==> flow/design.v <==
`timescale 1ns / 1ps
module vga(
	input logic clk,
	input logic reset,
	output logic hsync,
	output logic vsync,		
	output logic [9:0] hc,
	output logic [9:0] vc
	);
parameter hpixels = 800;  
parameter vlines = 521;   
parameter hpulse = 96; 	  
parameter vpulse = 2; 	  
parameter hbp = 144; 	  
parameter hfp = 784; 	  
parameter vbp = 31; 	  
parameter vfp = 511; 	  
always @( posedge clk )
begin
		if ( reset )
		begin
			hc <= 0;
			vc <= 0;
		end
		else
		if ( hc < hpixels - 1)
			hc <= hc + 1;
		else
		begin
			hc <= 0;
			if (vc < vlines - 1)
				vc <= vc + 1;
			else
				vc <= 0;
		end
	end
assign hsync = (hc < hpulse) ? 0:1;
assign vsync = (vc < vpulse) ? 0:1;
endmodule
module game(
    input logic clk,
    input logic [9:0] xpos,
    input logic [9:0] ypos,
    input logic rightmove,
    input logic leftmove,
    input logic reset,
    output logic [2:0] red,
    output logic [2:0] green,
    output logic [2:0] blue);
logic [8:0] paddlePosition;
logic [2:0] quadAr, quadBr;
always @(posedge clk)
begin
if ( reset == 1 )
paddlePosition = 280;
else if ( rightmove == 1 )
paddlePosition = paddlePosition + 3;
else if ( leftmove == 1 )
paddlePosition = paddlePosition - 3; 
end
logic [9:0] ballX;
logic [8:0] ballY;
logic ballXpos, ballYpos;
logic Xbounce, Ybounce;
wire endOfFrame = (xpos == 0 && ypos == 480);
integer b; 
always @(posedge clk) 
begin
 if (reset)
 begin
  ballX <= 0;
  ballY <= 0;
 end
 else if (endOfFrame) 
 begin 
  if (ballX == 0 && ballY == 0) 
  begin   
  ballX <= 25;
  ballY <= 280;  
  end
  else
   begin
   if (ballXpos ^ Xbounce) 
    ballX <= ballX + b;  
   else 
    ballX <= ballX - b;  
   if (ballYpos ^ Ybounce) 
    ballY <= ballY + b;   
   else
    ballY <= ballY - b;   
  end
 end 
end
logic [5:0] missTimer; 
logic brick_alive1;
logic brick_alive2;
logic brick_alive3;
logic brick_alive4;
logic brick_alive5;
logic brick_alive6;
logic brick_alive7;
logic brick_alive8;
logic brick_alive9; 
logic brick_alive10;
logic brick_alive11;
logic brick_alive12;
logic brick_alive13;
logic brick_alive14;
logic brick_alive15;
logic brick_alive16;
logic brick_alive17;
logic brick_alive18;
logic brick_alive19;
logic brick_alive20;
logic brick_alive21;
logic brick_alive22;
logic brick_alive23;
logic brick_alive24;
logic brick_alive25;
logic brick_alive26;
logic brick_alive27;
logic brick_alive28;
logic brick_alive29;
logic brick_alive30;
logic brick_alive31;
logic brick_alive32;
logic brick_alive33;
logic brick_alive34;
logic brick_alive35;
logic brick_alive36;
logic brick_alive37;
logic brick_alive38;  
logic brick_alive39;
logic brick_alive40;
logic brick_alive41;
logic brick_alive42;
logic brick_alive43;
logic brick_alive44;
logic brick_alive45; 
logic brick_alive46;
logic brick_alive47;
logic brick_alive48;
logic brick_alive49;
logic brick_alive50;
logic brick_alive51;
logic brick_alive52;
logic brick_alive53;
logic brick_alive54;
logic brick_alive55;
logic brick_alive56;
logic brick_alive57;
logic brick_alive58;
logic brick_alive59;
logic brick_alive60;
logic brick_alive61;
logic brick_alive62;
logic brick_alive63;
logic brick_alive64;
logic brick_alive65;
logic brick_alive66;
logic brick_alive67;
logic brick_alive68;
logic brick_alive69;
logic brick_alive70;
logic brick_alive71;
logic brick_alive72;
logic brick_alive73;
logic brick_alive74;
logic brick_alive75;
logic brick_alive76;
logic brick_alive77;
logic brick_alive78;
logic brick_alive79;
logic brick_alive80;
logic brick_alive81;
logic brick_alive82;
logic brick_alive83;
logic brick_alive84;
logic brick_alive85;
logic brick_alive86;
logic brick_alive87;
logic brick_alive88;
logic brick_alive89;
logic brick_alive90;
logic brick_alive91;
logic brick_alive92;
logic brick_alive93;
logic brick_alive94;
logic brick_alive95;
logic brick_alive96;
wire area = (xpos < 640 && ypos < 480);
wire top = (area && ypos <= 10);
wire bottom = (area && ypos >= 476);
wire left = (area && xpos <= 3);
wire right = (area && xpos >= 637);
wire border = (area && (left || right || top ));
wire brick1 = ((area && xpos >= 13 && xpos <=55 && ypos<=50 && ypos>=30)&& brick_alive1);
wire brick2 = ((area && xpos >= 65 && xpos <=107 && ypos<=50 && ypos>=30)&& brick_alive2);
wire brick3 = ((area && xpos >= 117 && xpos <=159 && ypos<=50 && ypos>=30)&& brick_alive3);
wire brick4 = ((area && xpos >= 169 && xpos <=211 && ypos<=50 && ypos>=30)&& brick_alive4);
wire brick5 = ((area && xpos >= 221 && xpos <=263 && ypos<=50 && ypos>=30)&& brick_alive5);
wire brick6 = ((area && xpos >= 273 && xpos <=315 && ypos<=50 && ypos>=30)&& brick_alive6);
wire brick7 = ((area && xpos >= 325 && xpos <=367 && ypos<=50 && ypos>=30)&& brick_alive7);
wire brick8 = ((area && xpos >= 377 && xpos <=419 && ypos<=50 && ypos>=30)&& brick_alive8);
wire brick9 = ((area && xpos >= 429 && xpos <=471 && ypos<=50 && ypos>=30)&& brick_alive9);
wire brick10 = ((area && xpos >= 481 && xpos <=523 && ypos<=50 && ypos>=30)&& brick_alive10);
wire brick11 = ((area && xpos >= 533 && xpos <=575 && ypos<=50 && ypos>=30)&& brick_alive11);
wire brick12 = ((area && xpos >= 585 && xpos <=627 && ypos<=50 && ypos>=30)&& brick_alive12);
wire brick13 = ((area && xpos >= 13 && xpos <=55 && ypos<=80 && ypos>=60)&& brick_alive13);
wire brick14 = ((area && xpos >= 65 && xpos <=107 && ypos<=80 && ypos>=60)&& brick_alive14);
wire brick15 = ((area && xpos >= 117 && xpos <=159 && ypos<=80 && ypos>=60)&& brick_alive15);
wire brick16 = ((area && xpos >= 169 && xpos <=211 && ypos<=80 && ypos>=60)&& brick_alive16);
wire brick17 = ((area && xpos >= 221 && xpos <=263 && ypos<=80 && ypos>=60)&& brick_alive17);
wire brick18 = ((area && xpos >= 273 && xpos <=315 && ypos<=80 && ypos>=60)&& brick_alive18);
wire brick19 = ((area && xpos >= 325 && xpos <=367 && ypos<=80 && ypos>=60)&& brick_alive19);
wire brick20 = ((area && xpos >= 377 && xpos <=419 && ypos<=80 && ypos>=60)&& brick_alive20);
wire brick21 = ((area && xpos >= 429 && xpos <=471 && ypos<=80 && ypos>=60)&& brick_alive21);
wire brick22 = ((area && xpos >= 481 && xpos <=523 && ypos<=80 && ypos>=60)&& brick_alive22);
wire brick23 = ((area && xpos >= 533 && xpos <=575 && ypos<=80 && ypos>=60)&& brick_alive23);
wire brick24 = ((area && xpos >= 585 && xpos <=627 && ypos<=80 && ypos>=60)&& brick_alive24);
wire brick25 = ((area && xpos >= 13 && xpos <=55 && ypos<=110 && ypos>=90)&& brick_alive25);
wire brick26 = ((area && xpos >= 65 && xpos <=107 && ypos<=110 && ypos>=90)&& brick_alive26);
wire brick27 = ((area && xpos >= 117 && xpos <=159 && ypos<=110 && ypos>=90)&& brick_alive27);
wire brick28 = ((area && xpos >= 169 && xpos <=211 && ypos<=110 && ypos>=90)&& brick_alive28);
wire brick29 = ((area && xpos >= 221 && xpos <=263 && ypos<=110 && ypos>=90)&& brick_alive29);
wire brick30 = ((area && xpos >= 273 && xpos <=315 && ypos<=110 && ypos>=90)&& brick_alive30);
wire brick31 = ((area && xpos >= 325 && xpos <=367 && ypos<=110 && ypos>=90)&& brick_alive31);
wire brick32 = ((area && xpos >= 377 && xpos <=419 && ypos<=110 && ypos>=90)&& brick_alive32);
wire brick33 = ((area && xpos >= 429 && xpos <=471 && ypos<=110 && ypos>=90)&& brick_alive33);
wire brick34 = ((area && xpos >= 481 && xpos <=523 && ypos<=110 && ypos>=90)&& brick_alive34);
wire brick35 = ((area && xpos >= 533 && xpos <=575 && ypos<=110 && ypos>=90)&& brick_alive35);
wire brick36 = ((area && xpos >= 585 && xpos <=627 && ypos<=110 && ypos>=90)&& brick_alive36);
wire brick37 = ((area && xpos >= 13 && xpos <=55 && ypos<=140 && ypos>=120)&& brick_alive37);
wire brick38 = ((area && xpos >= 65 && xpos <=107 && ypos<=140 && ypos>=120)&& brick_alive38);
wire brick39 = ((area && xpos >= 117 && xpos <=159 && ypos<=140 && ypos>=120)&& brick_alive39);
wire brick40 = ((area && xpos >= 169 && xpos <=211 && ypos<=140 && ypos>=120)&& brick_alive40);
wire brick41 = ((area && xpos >= 221 && xpos <=263 && ypos<=140 && ypos>=120)&& brick_alive41);
wire brick42 = ((area && xpos >= 273 && xpos <=315 && ypos<=140 && ypos>=120)&& brick_alive42);
wire brick43 = ((area && xpos >= 325 && xpos <=367 && ypos<=140 && ypos>=120)&& brick_alive43);
wire brick44 = ((area && xpos >= 377 && xpos <=419 && ypos<=140 && ypos>=120)&& brick_alive44);
wire brick45 = ((area && xpos >= 429 && xpos <=471 && ypos<=140 && ypos>=120)&& brick_alive45);
wire brick46 = ((area && xpos >= 481 && xpos <=523 && ypos<=140 && ypos>=120)&& brick_alive46);
wire brick47 = ((area && xpos >= 533 && xpos <=575 && ypos<=140 && ypos>=120)&& brick_alive47);
wire brick48 = ((area && xpos >= 585 && xpos <=627 && ypos<=140 && ypos>=120)&& brick_alive48);
wire brick49 = ((area && xpos >= 13 && xpos <=55 && ypos<=170 && ypos>=150)&& brick_alive49);
wire brick50 = ((area && xpos >= 65 && xpos <=107 && ypos<=170 && ypos>=150)&& brick_alive50);
wire brick51 = ((area && xpos >= 117 && xpos <=159 && ypos<=170 && ypos>=150)&& brick_alive51);
wire brick52 = ((area && xpos >= 169 && xpos <=211 && ypos<=170 && ypos>=150)&& brick_alive52);
wire brick53 = ((area && xpos >= 221 && xpos <=263 && ypos<=170 && ypos>=150)&& brick_alive53);
wire brick54 = ((area && xpos >= 273 && xpos <=315 && ypos<=170 && ypos>=150)&& brick_alive54);
wire brick55 = ((area && xpos >= 325 && xpos <=367 && ypos<=170 && ypos>=150)&& brick_alive55);
wire brick56 = ((area && xpos >= 377 && xpos <=419 && ypos<=170 && ypos>=150)&& brick_alive56);
wire brick57 = ((area && xpos >= 429 && xpos <=471 && ypos<=170 && ypos>=150)&& brick_alive57);
wire brick58 = ((area && xpos >= 481 && xpos <=523 && ypos<=170 && ypos>=150)&& brick_alive58);
wire brick59 = ((area && xpos >= 533 && xpos <=575 && ypos<=170 && ypos>=150)&& brick_alive59);
wire brick60 = ((area && xpos >= 585 && xpos <=627 && ypos<=170 && ypos>=150)&& brick_alive60);
wire brick61 = ((area && xpos >= 13 && xpos <=55 && ypos<=200 && ypos>=180)&& brick_alive61);
wire brick62 = ((area && xpos >= 65 && xpos <=107 && ypos<=200 && ypos>=180)&& brick_alive62);
wire brick63 = ((area && xpos >= 117 && xpos <=159 && ypos<=200 && ypos>=180)&& brick_alive63);
wire brick64 = ((area && xpos >= 169 && xpos <=211 && ypos<=200 && ypos>=180)&& brick_alive64);
wire brick65 = ((area && xpos >= 221 && xpos <=263 && ypos<=200 && ypos>=180)&& brick_alive65);
wire brick66 = ((area && xpos >= 273 && xpos <=315 && ypos<=200 && ypos>=180)&& brick_alive66);
wire brick67 = ((area && xpos >= 325 && xpos <=367 && ypos<=200 && ypos>=180)&& brick_alive67);
wire brick68 = ((area && xpos >= 377 && xpos <=419 && ypos<=200 && ypos>=180)&& brick_alive68);
wire brick69 = ((area && xpos >= 429 && xpos <=471 && ypos<=200 && ypos>=180)&& brick_alive69);
wire brick70 = ((area && xpos >= 481 && xpos <=523 && ypos<=200 && ypos>=180)&& brick_alive70);
wire brick71 = ((area && xpos >= 533 && xpos <=575 && ypos<=200 && ypos>=180)&& brick_alive71);
wire brick72 = ((area && xpos >= 585 && xpos <=627 && ypos<=200 && ypos>=180)&& brick_alive72);
wire brick73 = ((area && xpos >= 13 && xpos <=55 && ypos<=230 && ypos>=210)&& brick_alive73);
wire brick74 = ((area && xpos >= 65 && xpos <=107 && ypos<=230 && ypos>=210)&& brick_alive74);
wire brick75 = ((area && xpos >= 117 && xpos <=159 && ypos<=230 && ypos>=210)&& brick_alive75);
wire brick76 = ((area && xpos >= 169 && xpos <=211 && ypos<=230 && ypos>=210)&& brick_alive76);
wire brick77 = ((area && xpos >= 221 && xpos <=263 && ypos<=230 && ypos>=210)&& brick_alive77);
wire brick78 = ((area && xpos >= 273 && xpos <=315 && ypos<=230 && ypos>=210)&& brick_alive78);
wire brick79 = ((area && xpos >= 325 && xpos <=367 && ypos<=230 && ypos>=210)&& brick_alive79);
wire brick80 = ((area && xpos >= 377 && xpos <=419 && ypos<=230 && ypos>=210)&& brick_alive80);
wire brick81 = ((area && xpos >= 429 && xpos <=471 && ypos<=230 && ypos>=210)&& brick_alive81);
wire brick82 = ((area && xpos >= 481 && xpos <=523 && ypos<=230 && ypos>=210)&& brick_alive82);
wire brick83 = ((area && xpos >= 533 && xpos <=575 && ypos<=230 && ypos>=210)&& brick_alive83);
wire brick84 = ((area && xpos >= 585 && xpos <=627 && ypos<=230 && ypos>=210)&& brick_alive84);
wire brick85 = ((area && xpos >= 13 && xpos <=55 && ypos<=260 && ypos>=240)&& brick_alive85);
wire brick86 = ((area && xpos >= 65 && xpos <=107 && ypos<=260 && ypos>=240)&& brick_alive86);
wire brick87 = ((area && xpos >= 117 && xpos <=159 && ypos<=260 && ypos>=240)&& brick_alive87);
wire brick88 = ((area && xpos >= 169 && xpos <=211 && ypos<=260 && ypos>=240)&& brick_alive88);
wire brick89 = ((area && xpos >= 221 && xpos <=263 && ypos<=260 && ypos>=240)&& brick_alive89);
wire brick90 = ((area && xpos >= 273 && xpos <=315 && ypos<=260 && ypos>=240)&& brick_alive90);
wire brick91 = ((area && xpos >= 325 && xpos <=367 && ypos<=260 && ypos>=240)&& brick_alive91);
wire brick92 = ((area && xpos >= 377 && xpos <=419 && ypos<=260 && ypos>=240)&& brick_alive92);
wire brick93 = ((area && xpos >= 429 && xpos <=471 && ypos<=260 && ypos>=240)&& brick_alive93);
wire brick94 = ((area && xpos >= 481 && xpos <=523 && ypos<=260 && ypos>=240)&& brick_alive94);
wire brick95 = ((area && xpos >= 533 && xpos <=575 && ypos<=260 && ypos>=240)&& brick_alive95);
wire brick96 = ((area && xpos >= 585 && xpos <=627 && ypos<=260 && ypos>=240)&& brick_alive96);
integer a;
wire paddle = (xpos >= paddlePosition+4 && xpos <= paddlePosition+80+a && ypos >= 440 && ypos <= 447); 
wire ball = (xpos >= ballX && xpos <= ballX+5 && ypos >= ballY && ypos <= ballY+5); 
wire background = (area && !(border || paddle || ball));
wire missed = area && missTimer != 0;
wire reditems = (missed || border || paddle || ball || brick1 || brick2 || brick3 || brick4 || brick5 || brick6 || brick7 || brick8 
                                                 || brick9 || brick10 || brick11 || brick12 || brick13 || brick14 || brick15 || brick16 
                 || brick17 || brick18 || brick19 || brick20 || brick21 || brick22 || brick23 || brick24 
                 || brick73 || brick74 || brick75 || brick76 || brick77 || brick78 || brick79 || brick80 
                 || brick81 || brick82 || brick83 || brick84 || brick85 || brick86 || brick87 || brick88 
                 || brick89 || brick90 || brick91 || brick92 || brick93 || brick94 || brick95 || brick96);
wire greenitems = (missed ||  border || paddle ||ball || brick25 || brick26 || brick27 || brick28 || brick29 || brick32
                                  || brick33 || brick34 || brick35 || brick36 || brick37 || brick38 || brick39 || brick40 
                                  || brick41 || brick42 || brick43 || brick44 || brick45 || brick46 || brick47 || brick48 
                                  || brick49 || brick50 || brick51 || brick52 || brick53 || brick54 || brick55 || brick56 
                                  || brick57 || brick58 || brick59 || brick60 || brick61 || brick62 || brick63 || brick64 
                                  || brick65 || brick66 || brick67 || brick68 || brick69 || brick70 || brick71 || brick72 
                                  || brick73 || brick74 || brick75 || brick76 || brick77 || brick78 || brick79 || brick80 
                                  || brick81 || brick82 || brick83 || brick84 || brick85 || brick86 || brick87 || brick88 
                                  || brick89 || brick90 || brick91 || brick92 || brick93 || brick94 || brick95 || brick96);
wire blueitems = (missed ||  border || paddle || ball || brick25 || brick26 || brick27 || brick28 || brick29 || brick30 || brick31 || brick32 
                                                   || brick33 || brick34 || brick35 || brick36 || brick37 || brick38 || brick39 || brick40 
                                                 || brick41 || brick42 || brick43 || brick44 || brick45 || brick46 || brick47 || brick48);
wire red1 = reditems & 1;
wire green1 = greenitems & 1;
wire blue1 = blueitems & 1;
assign red  = { reditems,red1, red1};
assign green =  { greenitems, green1, green1 };
assign blue  =  { blueitems, blue1, blue1 };
always @(posedge clk)
begin
 if (reset)
  begin
  Xbounce <= 0;
  Ybounce <= 0;
  missTimer <= 0;
  ballXpos <= 1;
  ballYpos <= 1;
a = 4;
b = 3;
brick_alive1=1;
brick_alive2=1;
brick_alive3=1;
brick_alive4=1;
brick_alive5=1;
brick_alive6=1;
brick_alive7=1;
brick_alive8=1;
brick_alive9=1; 
brick_alive10=1;
brick_alive11=1;
brick_alive12=1;
brick_alive13=1;
brick_alive14=1;
brick_alive15=1;
brick_alive16=1;
brick_alive17=1;
brick_alive18=1;
brick_alive19=1;
brick_alive20=1;
brick_alive21=1;
brick_alive22=1;
brick_alive23=1;
brick_alive24=1;
brick_alive25=1;
brick_alive26=1;
brick_alive27=1;
brick_alive28=1;
brick_alive29=1;
brick_alive30=1;
brick_alive31=1;
brick_alive32=1;
brick_alive33=1;
brick_alive34=1;
brick_alive35=1;
brick_alive36=1;
brick_alive37=1;
brick_alive38=1;  
brick_alive39=1;
brick_alive40=1;
brick_alive41=1;
brick_alive42=1;
brick_alive43=1;
brick_alive44=1;
brick_alive45=1; 
brick_alive46=1;
brick_alive47=1;
brick_alive48=1;
brick_alive49=1;
brick_alive50=1;
brick_alive51=1;
brick_alive52=1;
brick_alive53=1;
brick_alive54=1;
brick_alive55=1;
brick_alive56=1;
brick_alive57=1;
brick_alive58=1;
brick_alive59=1;
brick_alive60=1;
brick_alive61=1;
brick_alive62=1;
brick_alive63=1;
brick_alive64=1;
brick_alive65=1;
brick_alive66=1;
brick_alive67=1;
brick_alive68=1;
brick_alive69=1;
brick_alive70=1;
brick_alive71=1;
brick_alive72=1;
brick_alive73=1;
brick_alive74=1;
brick_alive75=1;
brick_alive76=1;
brick_alive77=1;
brick_alive78=1;
brick_alive79=1;
brick_alive80=1;
brick_alive81=1;
brick_alive82=1;
brick_alive83=1;
brick_alive84=1;
brick_alive85=1;
brick_alive86=1;
brick_alive87=1;
brick_alive88=1;
brick_alive89=1;
brick_alive90=1;
brick_alive91=1;
brick_alive92=1;
brick_alive93=1;
brick_alive94=1;
brick_alive95=1;
brick_alive96=1;
  end
 else if (!endOfFrame)
  begin
  if (ball && (left || right))
   Xbounce <= 1;
  if (ball && (top || bottom || (paddle && ballYpos)))
   Ybounce <= 1;
  if (ball && bottom)
   missTimer <= 60; 
     if (ball && (area && xpos >= 13 && xpos <=55 && ypos<=50 && ypos>=30)) 
     brick_alive1 = 0;
     if (ball && (area && xpos >= 65 && xpos <=107 && ypos<=50 && ypos>=30)) 
     brick_alive2=0;
     if (ball&& (area && xpos >= 117 && xpos <=159 && ypos<=50 && ypos>=30))
     brick_alive3=0;
     if ( ball && (area && xpos >= 169 && xpos <=211 && ypos<=50 && ypos>=30)) 
    brick_alive4=0;
     if ( ball && (area && xpos >= 221 && xpos <=263 && ypos<=50 && ypos>=30)) 
    brick_alive5=0;
     if ( ball&& (area && xpos >= 273 && xpos <=315 && ypos<=50 && ypos>=30)) 
    brick_alive6=0;
     if (ball&& (area && xpos >= 325 && xpos <=367 && ypos<=50 && ypos>=30)) begin
    brick_alive7=0;
    end
     if ( ball&& (area && xpos >= 377 && xpos <=419 && ypos<=50 && ypos>=30)) begin
    brick_alive8=0;
    end
     if ( ball&& (area && xpos >= 429 && xpos <=471 && ypos<=50 && ypos>=30)) begin
    brick_alive9=0;
    end
     if ( ball && (area && xpos >= 481 && xpos <=523 && ypos<=50 && ypos>=30)) begin
    brick_alive10=0;
    end
     if ( ball && (area && xpos >= 533 && xpos <=575 && ypos<=50 && ypos>=30)) begin
    brick_alive11=0;
    end
     if ( ball && (area && xpos >= 585 && xpos <=627 && ypos<=50 && ypos>=30)) begin
    brick_alive12=0;
    end
     if (ball && (area && xpos >= 13 && xpos <=55 && ypos<=80 && ypos>=60))begin
     brick_alive13 = 0;
    end
     if (ball && (area && xpos >= 65 && xpos <=107 && ypos<=80 && ypos>=60)) begin
     brick_alive14=0;
    end
     if (ball&& (area && xpos >= 117 && xpos <=159 && ypos<=80 && ypos>=60))begin
     brick_alive15=0;
    end
     if ( ball && (area && xpos >= 169 && xpos <=211 && ypos<=80 && ypos>=60)) begin
    brick_alive16=0;
    end
     if ( ball && (area && xpos >= 221 && xpos <=263 && ypos<=80 && ypos>=60)) begin
    brick_alive17=0;
    end
     if ( ball&& (area && xpos >= 273 && xpos <=315 && ypos<=80 && ypos>=60)) begin
    brick_alive18=0;
    end
     if (ball&& (area && xpos >= 325 && xpos <=367 && ypos<=80 && ypos>=60)) begin
    brick_alive19=0;
    end
     if ( ball&& (area && xpos >= 377 && xpos <=419 && ypos<=80 && ypos>=60)) begin
    brick_alive20=0;
    end
     if ( ball&& (area && xpos >= 429 && xpos <=471 && ypos<=80 && ypos>=60)) begin
    brick_alive21=0;
    end
     if ( ball && (area && xpos >= 481 && xpos <=523 && ypos<=80 && ypos>=60)) begin
    brick_alive22=0;
    end
     if ( ball && (area && xpos >= 533 && xpos <=575 && ypos<=80 && ypos>=60)) begin
    brick_alive23=0;
    end
     if ( ball && (area && xpos >= 585 && xpos <=627 && ypos<=80 && ypos>=60)) begin
    brick_alive24=0;
    end
     if (ball && (area && xpos >= 13 && xpos <=55 && ypos<=110 && ypos>=90)) begin
     brick_alive25 = 0;
    end
     if (ball && (area && xpos >= 65 && xpos <=107 && ypos<=110 && ypos>=90)) begin
     brick_alive26=0;
    end
     if (ball&& (area && xpos >= 117 && xpos <=159 && ypos<=110 && ypos>=90))begin
     brick_alive27=0;
    end
     if ( ball && (area && xpos >= 169 && xpos <=211 && ypos<=110 && ypos>=90)) begin
    brick_alive28=0;
    end
     if ( ball && (area && xpos >= 221 && xpos <=263 && ypos<=110 && ypos>=90)) begin
    brick_alive29=0;
    end
     if ( ball&& (area && xpos >= 273 && xpos <=315 && ypos<=110 && ypos>=90)) begin
    brick_alive30=0;
    a=40;
    end
     if (ball&& (area && xpos >= 325 && xpos <=367 && ypos<=110 && ypos>=90)) begin
    brick_alive31=0;
    b=5;
    end
     if ( ball&& (area && xpos >= 377 && xpos <=419 && ypos<=110 && ypos>=90)) begin
    brick_alive32=0;
    end
     if ( ball&& (area && xpos >= 429 && xpos <=471 && ypos<=110 && ypos>=90)) begin
    brick_alive33=0;
    end
     if ( ball && (area && xpos >= 481 && xpos <=523 && ypos<=110 && ypos>=90)) begin
    brick_alive34=0;
    end
     if ( ball && (area && xpos >= 533 && xpos <=575 && ypos<=110 && ypos>=90)) begin
    brick_alive35=0;
    end
     if ( ball && (area && xpos >= 585 && xpos <=627 && ypos<=110 && ypos>=90)) begin
    brick_alive36=0;
    end
     if (ball && (area && xpos >= 13 && xpos <=55 && ypos<=140 && ypos>=120))begin
     brick_alive37 = 0;
    end
     if (ball && (area && xpos >= 65 && xpos <=107 && ypos<=140 && ypos>=120)) begin
     brick_alive38=0;
    end
     if (ball&& (area && xpos >= 117 && xpos <=159 && ypos<=140 && ypos>=120))begin
     brick_alive39=0;
    end
     if ( ball && (area && xpos >= 169 && xpos <=211 && ypos<=140 && ypos>=120)) begin
    brick_alive40=0;
    end
     if ( ball && (area && xpos >= 221 && xpos <=263 && ypos<=140 && ypos>=120)) begin
    brick_alive41=0;
    end
     if ( ball&& (area && xpos >= 273 && xpos <=315 && ypos<=140 && ypos>=120)) begin
    brick_alive42=0;
    end
     if (ball&& (area && xpos >= 325 && xpos <=367 && ypos<=140 && ypos>=120)) begin
    brick_alive43=0;
    end
     if ( ball&& (area && xpos >= 377 && xpos <=419 && ypos<=140 && ypos>=120)) begin
    brick_alive44=0;
    end
     if ( ball&& (area && xpos >= 429 && xpos <=471 && ypos<=140 && ypos>=120)) begin
    brick_alive45=0;
    end
     if ( ball && (area && xpos >= 481 && xpos <=523 && ypos<=140 && ypos>=120)) begin
    brick_alive46=0;
    end
     if ( ball && (area && xpos >= 533 && xpos <=575 && ypos<=140 && ypos>=120)) begin
    brick_alive47=0;
    end
     if ( ball && (area && xpos >= 585 && xpos <=627 && ypos<=140 && ypos>=120)) begin
    brick_alive48=0;
    end
     if (ball && (area && xpos >= 13 && xpos <=55 && ypos<=170 && ypos>=150)) begin
     brick_alive49 = 0;
    end
     if (ball && (area && xpos >= 65 && xpos <=107 && ypos<=170 && ypos>=150)) begin
     brick_alive50=0;
    end
     if (ball&& (area && xpos >= 117 && xpos <=159 && ypos<=170 && ypos>=150))begin
     brick_alive51=0;
    end
     if ( ball && (area && xpos >= 169 && xpos <=211 && ypos<=170 && ypos>=150)) begin
    brick_alive52=0;
    end
     if ( ball && (area && xpos >= 221 && xpos <=263 && ypos<=170 && ypos>=150)) begin
    brick_alive53=0;
    end
     if ( ball&& (area && xpos >= 273 && xpos <=315 && ypos<=170 && ypos>=150)) begin
    brick_alive54=0;
    end
     if (ball&& (area && xpos >= 325 && xpos <=367 && ypos<=170 && ypos>=150)) begin
    brick_alive55=0;
    end
     if ( ball&& (area && xpos >= 377 && xpos <=419 && ypos<=170 && ypos>=150)) begin
    brick_alive56=0;
    end
     if ( ball&& (area && xpos >= 429 && xpos <=471 && ypos<=170 && ypos>=150)) begin
    brick_alive57=0;
    end
     if ( ball && (area && xpos >= 481 && xpos <=523 && ypos<=170 && ypos>=150)) begin
    brick_alive58=0;
    end
     if ( ball && (area && xpos >= 533 && xpos <=575 && ypos<=170 && ypos>=150)) begin
    brick_alive59=0;
    end
     if ( ball && (area && xpos >= 585 && xpos <=627 && ypos<=170 && ypos>=150)) begin
    brick_alive60=0;
    end
     if (ball && (area && xpos >= 13 && xpos <=55 && ypos<=200 && ypos>=180)) begin
     brick_alive61 = 0;
    end
     if (ball && (area && xpos >= 65 && xpos <=107 && ypos<=200 && ypos>=180)) begin
     brick_alive62=0;
    end
     if (ball&& (area && xpos >= 117 && xpos <=159 && ypos<=200 && ypos>=180))begin
     brick_alive63=0;
    end
     if ( ball && (area && xpos >= 169 && xpos <=211 && ypos<=200 && ypos>=180)) begin
    brick_alive64=0;
    end
     if ( ball && (area && xpos >= 221 && xpos <=263 && ypos<=200 && ypos>=180)) begin
    brick_alive65=0;
    end
     if ( ball&& (area && xpos >= 273 && xpos <=315 && ypos<=200 && ypos>=180)) begin
    brick_alive66=0;
    end
     if (ball&& (area && xpos >= 325 && xpos <=367 && ypos<=200 && ypos>=180)) begin
    brick_alive67=0;
    end
     if ( ball&& (area && xpos >= 377 && xpos <=419 && ypos<=200 && ypos>=180)) begin
    brick_alive68=0;
    end
     if ( ball&& (area && xpos >= 429 && xpos <=471 && ypos<=200 && ypos>=180)) begin
    brick_alive69=0;   
    end
     if ( ball && (area && xpos >= 481 && xpos <=523 && ypos<=200 && ypos>=180)) begin
    brick_alive70=0;
    end
     if ( ball && (area && xpos >= 533 && xpos <=575 && ypos<=200 && ypos>=180)) begin
    brick_alive71=0;
    end
     if ( ball && (area && xpos >= 585 && xpos <=627 && ypos<=200 && ypos>=180)) begin
    brick_alive72=0;
    end
     if (ball && (area && xpos >= 13 && xpos <=55 && ypos<=230 && ypos>=210)) begin
     brick_alive73 =0;
    end
     if (ball && (area && xpos >= 65 && xpos <=107 && ypos<=230 && ypos>=210)) begin
     brick_alive74=0;
    end
     if (ball&& (area && xpos >= 117 && xpos <=159 && ypos<=230 && ypos>=210))begin
     brick_alive75=0;
    end
     if ( ball && (area && xpos >= 169 && xpos <=211 && ypos<=230 && ypos>=210)) begin
    brick_alive76=0;
    end
     if ( ball && (area && xpos >= 221 && xpos <=263 && ypos<=230 && ypos>=210)) begin
    brick_alive77=0;
    end
     if ( ball&& (area && xpos >= 273 && xpos <=315 && ypos<=230 && ypos>=210)) begin
    brick_alive78=0;
    end
     if (ball&& (area && xpos >= 325 && xpos <=367 && ypos<=230 && ypos>=210)) begin
    brick_alive79=0;
    end
     if ( ball&& (area && xpos >= 377 && xpos <=419 && ypos<=230 && ypos>=210)) begin
    brick_alive80=0;
    end
     if ( ball&& (area && xpos >= 429 && xpos <=471 && ypos<=230 && ypos>=210)) begin
    brick_alive81=0;
    end
     if ( ball && (area && xpos >= 481 && xpos <=523 && ypos<=230 && ypos>=210)) begin
    brick_alive82=0;
    end
     if ( ball && (area && xpos >= 533 && xpos <=575 && ypos<=230 && ypos>=210)) begin
    brick_alive83=0;
    end
     if ( ball && (area && xpos >= 585 && xpos <=627 && ypos<=230 && ypos>=210)) begin
    brick_alive84=0;
    end
     if (ball && (area && xpos >= 13 && xpos <=55 && ypos<=260 && ypos>=240)) begin
     brick_alive85 = 0;
    end
     if (ball && (area && xpos >= 65 && xpos <=107 && ypos<=260 && ypos>=240)) begin
     brick_alive86=0;
    end
     if (ball&& (area && xpos >= 117 && xpos <=159 && ypos<=260 && ypos>=240))begin
     brick_alive87=0;
    end
     if ( ball && (area && xpos >= 169 && xpos <=211 && ypos<=260 && ypos>=240)) begin
    brick_alive88=0;
    end
     if ( ball && (area && xpos >= 221 && xpos <=263 && ypos<=260 && ypos>=240)) begin
    brick_alive89=0;
    end
     if ( ball&& (area && xpos >= 273 && xpos <=315 && ypos<=260 && ypos>=240)) begin
    brick_alive90=0;
    end
     if (ball&& (area && xpos >= 325 && xpos <=367 && ypos<=260 && ypos>=240)) begin
    brick_alive91=0;
    end
     if ( ball&& (area && xpos >= 377 && xpos <=419 && ypos<=260 && ypos>=240)) begin
    brick_alive92=0;
    end
     if ( ball&& (area && xpos >= 429 && xpos <=471 && ypos<=260 && ypos>=240)) begin
    brick_alive93=0;
    end
     if ( ball && (area && xpos >= 481 && xpos <=523 && ypos<=260 && ypos>=240)) begin
    brick_alive94=0;
    end
     if ( ball && (area && xpos >= 533 && xpos <=575 && ypos<=260 && ypos>=240)) begin
    brick_alive95=0;
    end
     if ( ball && (area && xpos >= 585 && xpos <=627 && ypos<=260 && ypos>=240)) begin
    brick_alive96=0;
    end    
 end
  else 
  begin
  if (ballX == 0 && ballY == 0)
   begin 
   ballXpos <= 1;
   ballYpos <= 1;
   Xbounce <= 0;
   Ybounce <= 0;
  end 
  else 
  begin
   if (Xbounce)
    ballXpos <= ~ballXpos;
   if (Ybounce)
    ballYpos <= ~ballYpos;   
   Xbounce <= 0; 
   Ybounce <= 0; 
   if (missTimer != 0)
    missTimer <= missTimer - 1;
  end
 end
end  
endmodule
module breakout(
    input logic clk,
    input logic right,
    input logic left,
    input logic reset,
    output logic [2:0] red,
    output logic [2:0] green,
    output logic [2:0] blue,
    output logic hsync,
    output logic vsync
    );
logic [9:0] xpos;
logic [9:0] ypos;
vga signal_generator_inst(clk, reset, hsync, vsync, xpos, ypos);
game game_inst(clk, xpos, ypos, right, left, reset, red, green, blue);                                                                  
endmodule
# --- Reports on breakout ---
# The steps from the RTL of breakout to its reports follow in flow order.
# Line numbers count from 1 in the design file above.
# Operators carry their Yosys type and port widths (W data, S select, Z words).
# Cell names lack the library's common part.
setup:
  design: "breakout"
  clock_port: "clk"
  lib: "sky130hd"
  lib_corner: "tt_025C_1v80"

# --- Word-level counts ---
# Source: Yosys, flattened and elaborated, memories not mapped. Widths are those after wreduce. Registers that Yosys merges into a memory's read port (data or address) are not register bits. Print and check cells do not count. Equal cells are merged and count once.
word_totals:
  in_bits: 4
  regBits: 158
  output_inout_bits: 11
  wordCells: 886
op_classes:
  n_mux: 17
  n_cmp: 58
  addsub: 14
  bitwise: 6
  equal: 3
  n_reduce_logical: 680
ops:
  columns: ["op", "count"]
  rows:
  - ["$logic_and A1 B1 Y1", 427]
  - ["$reduce_and A2 Y1", 98]
  - ["$logic_or A1 B1 Y1", 144]
  - ["$le A10 B32 Y1", 3]
  - ["$ge A10 B9 Y1 const B", 7]
  - ["$le A10 B9 Y1 const B", 7]
  - ["$ge A10 B8 Y1 const B", 6]
  - ["$le A10 B8 Y1 const B", 6]
  - ["$ge A10 B7 Y1 const B", 4]
  - ["$mux W9", 4]
  - ["$ge A10 B32 Y1", 1]
  - ["$ge A10 B10 Y1 const B", 3]
  - ["$le A10 B10 Y1 const B", 3]
  - ["$lt A10 B10 Y1 const B", 3]
  - ["$le A10 B7 Y1 const B", 3]
  - ["$mux W10", 3]
  - ["$mux W6", 4]
  - ["$add A10 B1 Y10 const B", 2]
  - ["$le A10 B6 Y1 const B", 2]
  - ["$logic_not A10 Y1", 2]
  - ["$add A9 B3 Y10 const B", 2]
  - ["$add A10 B3 Y11 const B", 1]
  - ["$add A10 B6 Y11", 1]
  - ["$ge A10 B10 Y1", 1]
  - ["$le A10 B2 Y1 const B", 1]
  - ["$lt A10 B2 Y1 const B", 1]
  - ["$add A10 B3 Y10", 1]
  - ["$sub A10 B3 Y10", 1]
# Other operator kinds: 23; their cells: 37.

# --- Depth ---
# Yosys ltp: most cells in a row. Word level: on the elaborated netlist, between registers, memories and ports. Mapped: between sequential cells and ports; inverters and the memories' decode and read muxes count.
depth:
  word_depth: 79
  abc_area: 0
  ltp_mapped: 16
  ltp_nobuf: 15

# --- Synthesis result ---
# Yosys stat after the flow's synthesis: flattened, memories mapped to cells. It holds for the ABC_AREA given above (unset counts as 0); a run with the other value may have another netlist.
# The area totals of this step are shown rounded.
mapped:
  flip_flops: 156
  buffers: 69
  synth_area_um2: 10100
  seqArea_um2: 3120
  stdcells: 1189
types:
  columns: ["cell", "count", "type_area_um2"]
  rows:
  - ["dfxtp_1", 156, 3.12E+03]
  - ["ha_1", 95, 1188.64]
  - ["a21o_1", 63, 472.954]
  - ["nand2_1", 109, 409.142]
  - ["xnor2_1", 43, 376.611]
  - ["o21ai_0", 66, 330.317]
  - ["nand2b_1", 51, 319.056]
  - ["nor2_1", 82, 307.795]
  - ["a21oi_1", 57, 285.274]
  - ["xor2_1", 29, 253.994]
  - ["inv_1", 53, 198.941]
  - ["nand3_1", 39, 195.187]
  - ["buf_4", 18, 135.13]
  - ["a22oi_1", 17, 127.622]
  - ["nor3_1", 25, 125.12]
  - ["nand4_1", 18, 112.608]
  - ["a222oi_1", 11, 110.106]
  - ["buf_2", 20, 100.096]
# Not listed: further types 64, cells in them 237.
# By module: a second synthesis without flattening, with its own total; a netlist apart from the flattened one above.
unflattened:
  hier_cells: 1197
  area_unflattened_um2: 9880
# Rows give one instance, submodules left out.
by_module:
  columns: ["mod", "mod_area_um2", "instances", "seq_area_um2", "n_cells"]
  rows:
  - ["game", 8980, 1, 2720, 1092]
  - ["vga", 906, 1, 400, 105]
  - ["breakout", 0.0, 1, 0.0, 0]

# --- Timing after synthesis ---
# OpenSTA on the mapped netlist: ideal clock, no wires. The path of least setup slack (recovery checks aside). Input and output delay are each 20% of the period. Register names are those of the netlist, which keeps one name where synthesis merged equal registers.
synth_timing:
  kind: "register -> output"
  startpoint: "reg game_inst.paddlePosition[2]"
  endpoint: "out green[0]"
  t_arrival_ns: 3.189
  path_buffers: 1
  path_delay_ns: 3.189
  output_delay_ns: 1.600
  clock_period_ns: 8.0
  t_first_pin_ns: 0.000
  path_stages: 16
  setup_slack_ns: 3.211
  t_required_ns: 6.400
  period_less_setup_slack_ns: 4.789
# "path_delay_ns" is the arrival time less input delay plus setup time.
# A path that ends at an output port has no setup time.
# "path_stages" counts driving pins, that of a launching flip-flop among them; a cell with two outputs on the path counts twice.
# "period_less_setup_slack_ns" is the clock period less the worst setup slack; recovery checks do not enter. This is arithmetic on one report: input and output delays are still those of the set period (20% each).
# Between the ends stands the longest chain of elaborated cells between them, by number of cells; it is not shown to be the way that was timed. Of several equally long chains one is given.
# Each line given opens the expression or statement behind the cell; cells for indexed reads and writes are added by Yosys, which also makes memories of some case tables.
# A register here has more assigning lines than the two given.
synth_via:
  cell_sequence: "dfxtp_1 ha_1 fa_1 nor2_1 nor2_1 o31ai_1 xor2_1 ha_1 nand3_1 a211o_1 a221oi_1 a2111oi_0 a211oi_1 nor4b_2 nand4_1 buf_4"
  elab_chain_len: 78
  cone_cells: 80
  classes_between: "3 x add/sub; 2 x compare; 75 x reduce/logical"
synth_rtl:
  columns: ["element", "line_no", "rtl"]
  rows:
  - ["start: declaration", 50, "logic [8:0] paddlePosition;"]
  - ["start: assignment", 57, "paddlePosition = paddlePosition + 3;"]
  - ["start: assignment", 59, "paddlePosition = paddlePosition - 3;"]
  - ["$add A9 B7 Y10", 294, "wire paddle = (xpos >= paddlePosition+4 && xpos <= paddlePosition+80+a && ypos >= 440 && ypos <= 447);"]
  - ["$add A10 B6 Y11", 294, null]
  - ["$le A10 B32 Y1", 294, null]
  - ["$logic_and A1 B1 Y1 (3 in a row)", 294, null]
  - ["$logic_or A1 B1 Y1 (72 in a row)", 304, "wire greenitems = (missed ||  border || paddle ||ball || brick25 || brick26 || brick27 || brick28 || brick29 | ..."]
  - ["end: declaration", 752, "output logic [2:0] green,"]
# Some nets on the timed path still bear RTL names; the line given drives or declares the net.
synth_nets:
  columns: ["net", "line_no"]
  rows:
  - ["game_inst.green1", 304]

# --- Worst path after layout ---
# Path of least setup slack in the final report of flow run 1 (OpenROAD, finished layout, wires in). Where an end is a register, its clock arrival counts in the times.
layout_timing:
  kind: "register -> output"
  startpoint: "reg game_inst.paddlePosition[2]"
  endpoint: "out blue[2]"
  setup_slack_ns: 0.53
  path_stages: 17
  output_delay_ns: 1.30
  clock_period_ns: 6.49
  t_required_ns: 5.19
  t_first_pin_ns: 0.43
  t_arrival_ns: 4.67
  path_buffers: 1
# Between the ends stands the longest chain of elaborated cells between them, by number of cells; it is not shown to be the way that was timed. Of several equally long chains one is given.
# A register here has more assigning lines than the two given.
layout_via:
  cell_sequence: "dfxtp_1 ha_1 fa_1 nor2_1 nor2_1 o31ai_1 xor2_1 ha_1 nand3_1 o22ai_1 nor3_1 a221oi_1 a2111oi_1 a211oi_1 nor4b_2 o21ai_1 clkdlybuf4s50_1"
  elab_chain_len: 32
  cone_cells: 34
  classes_between: "3 x add/sub; 2 x compare; 29 x reduce/logical"
layout_rtl:
  columns: ["element", "line_no", "rtl"]
  rows:
  - ["start: declaration", 50, "logic [8:0] paddlePosition;"]
  - ["start: assignment", 57, "paddlePosition = paddlePosition + 3;"]
  - ["start: assignment", 59, "paddlePosition = paddlePosition - 3;"]
  - ["$add A9 B7 Y10", 294, "wire paddle = (xpos >= paddlePosition+4 && xpos <= paddlePosition+80+a && ypos >= 440 && ypos <= 447);"]
  - ["$add A10 B6 Y11", 294, null]
  - ["$le A10 B32 Y1", 294, null]
  - ["$logic_and A1 B1 Y1 (3 in a row)", 294, null]
  - ["$logic_or A1 B1 Y1 (26 in a row)", 313, "wire blueitems = (missed ||  border || paddle || ball || brick25 || brick26 || brick27 || brick28 || brick29 | ..."]
  - ["end: declaration", 753, "output logic [2:0] blue,"]

# Top module breakout; platform sky130hd; tools Yosys and OpenROAD; 3 stored runs in no particular order. Input and output delays are each 20% of the period that was set; the output load is 0.01 pF.
# By "achievedPeriod_ns" is meant the clock period of the run minus its worst setup slack. This is arithmetic on one report: input and output delays are still those of the set period (20% each).
# By "worstPathTime_ns" is meant the share of the clock period that the worst setup path is allowed (20% is reserved at inputs, 20% at outputs), minus its slack. Clock arrival times at its registers enter into it.
# "power.total_uw" rests on the timing tool's default activity at the inputs, not on a simulated workload.
# Results are given in rounded form.
runs:
  - name: "flow run 1"
    settings:
      CORE_UTILIZATION: 40
      period_ns: 6.49
      CAP_MARGIN: 20
      CORE_MARGIN: 2
      SLEW_MARGIN: 20
    results:
      ys_area_um2: 10100
      die_um2: 26400
      finalCellArea_um2: 10900
      final_util_frac: 0.438
      worst_setup_slack_ns: 0.527
      setup_tns_ns: 0.000
      worst_hold_slack_ns: 0.457
      power.total_uw: 2340
      achievedPeriod_ns: 5.963
      worstPathTime_ns: 4.67
      worstPathKind: "register -> output"
  - name: "flow run 2"
    settings:
      ABC_AREA: 1
      CAP_MARGIN: 40
      CELL_PAD_IN_SITES_DETAIL_PLACEMENT: 1
      CELL_PAD_IN_SITES_GLOBAL_PLACEMENT: 1
      CORE_ASPECT_RATIO: 1.16
      CORE_MARGIN: 6
      CORE_UTILIZATION: 40
      CTS_CLUSTER_DIAMETER: 291
      GPL_ROUTABILITY_DRIVEN: 1
      MAX_ROUTING_LAYER: "met4"
      SETUP_SLACK_MARGIN: -0.57
      SLEW_MARGIN: 30
      period_ns: 8.0
    results:
      ys_area_um2: 11200
      die_um2: 32200
      finalCellArea_um2: 12200
      final_util_frac: 0.446
      worst_setup_slack_ns: 1.89
      setup_tns_ns: 0.000
      worst_hold_slack_ns: 0.445
      power.total_uw: 1910
      achievedPeriod_ns: 6.108
      worstPathTime_ns: 4.51
      worstPathKind: "register -> output"
  - name: "flow run 3"
    settings:
      CORE_UTILIZATION: 40
      SETUP_SLACK_MARGIN: -0.14
      period_ns: 6.49
      CAP_MARGIN: 20
      CORE_MARGIN: 2
      SLEW_MARGIN: 20
    results:
      ys_area_um2: 10100
      die_um2: 26400
      finalCellArea_um2: 10900
      final_util_frac: 0.438
      worst_setup_slack_ns: 0.527
      setup_tns_ns: 0.000
      worst_hold_slack_ns: 0.457
      power.total_uw: 2340
      achievedPeriod_ns: 5.963
      worstPathTime_ns: 4.67
      worstPathKind: "register -> output"
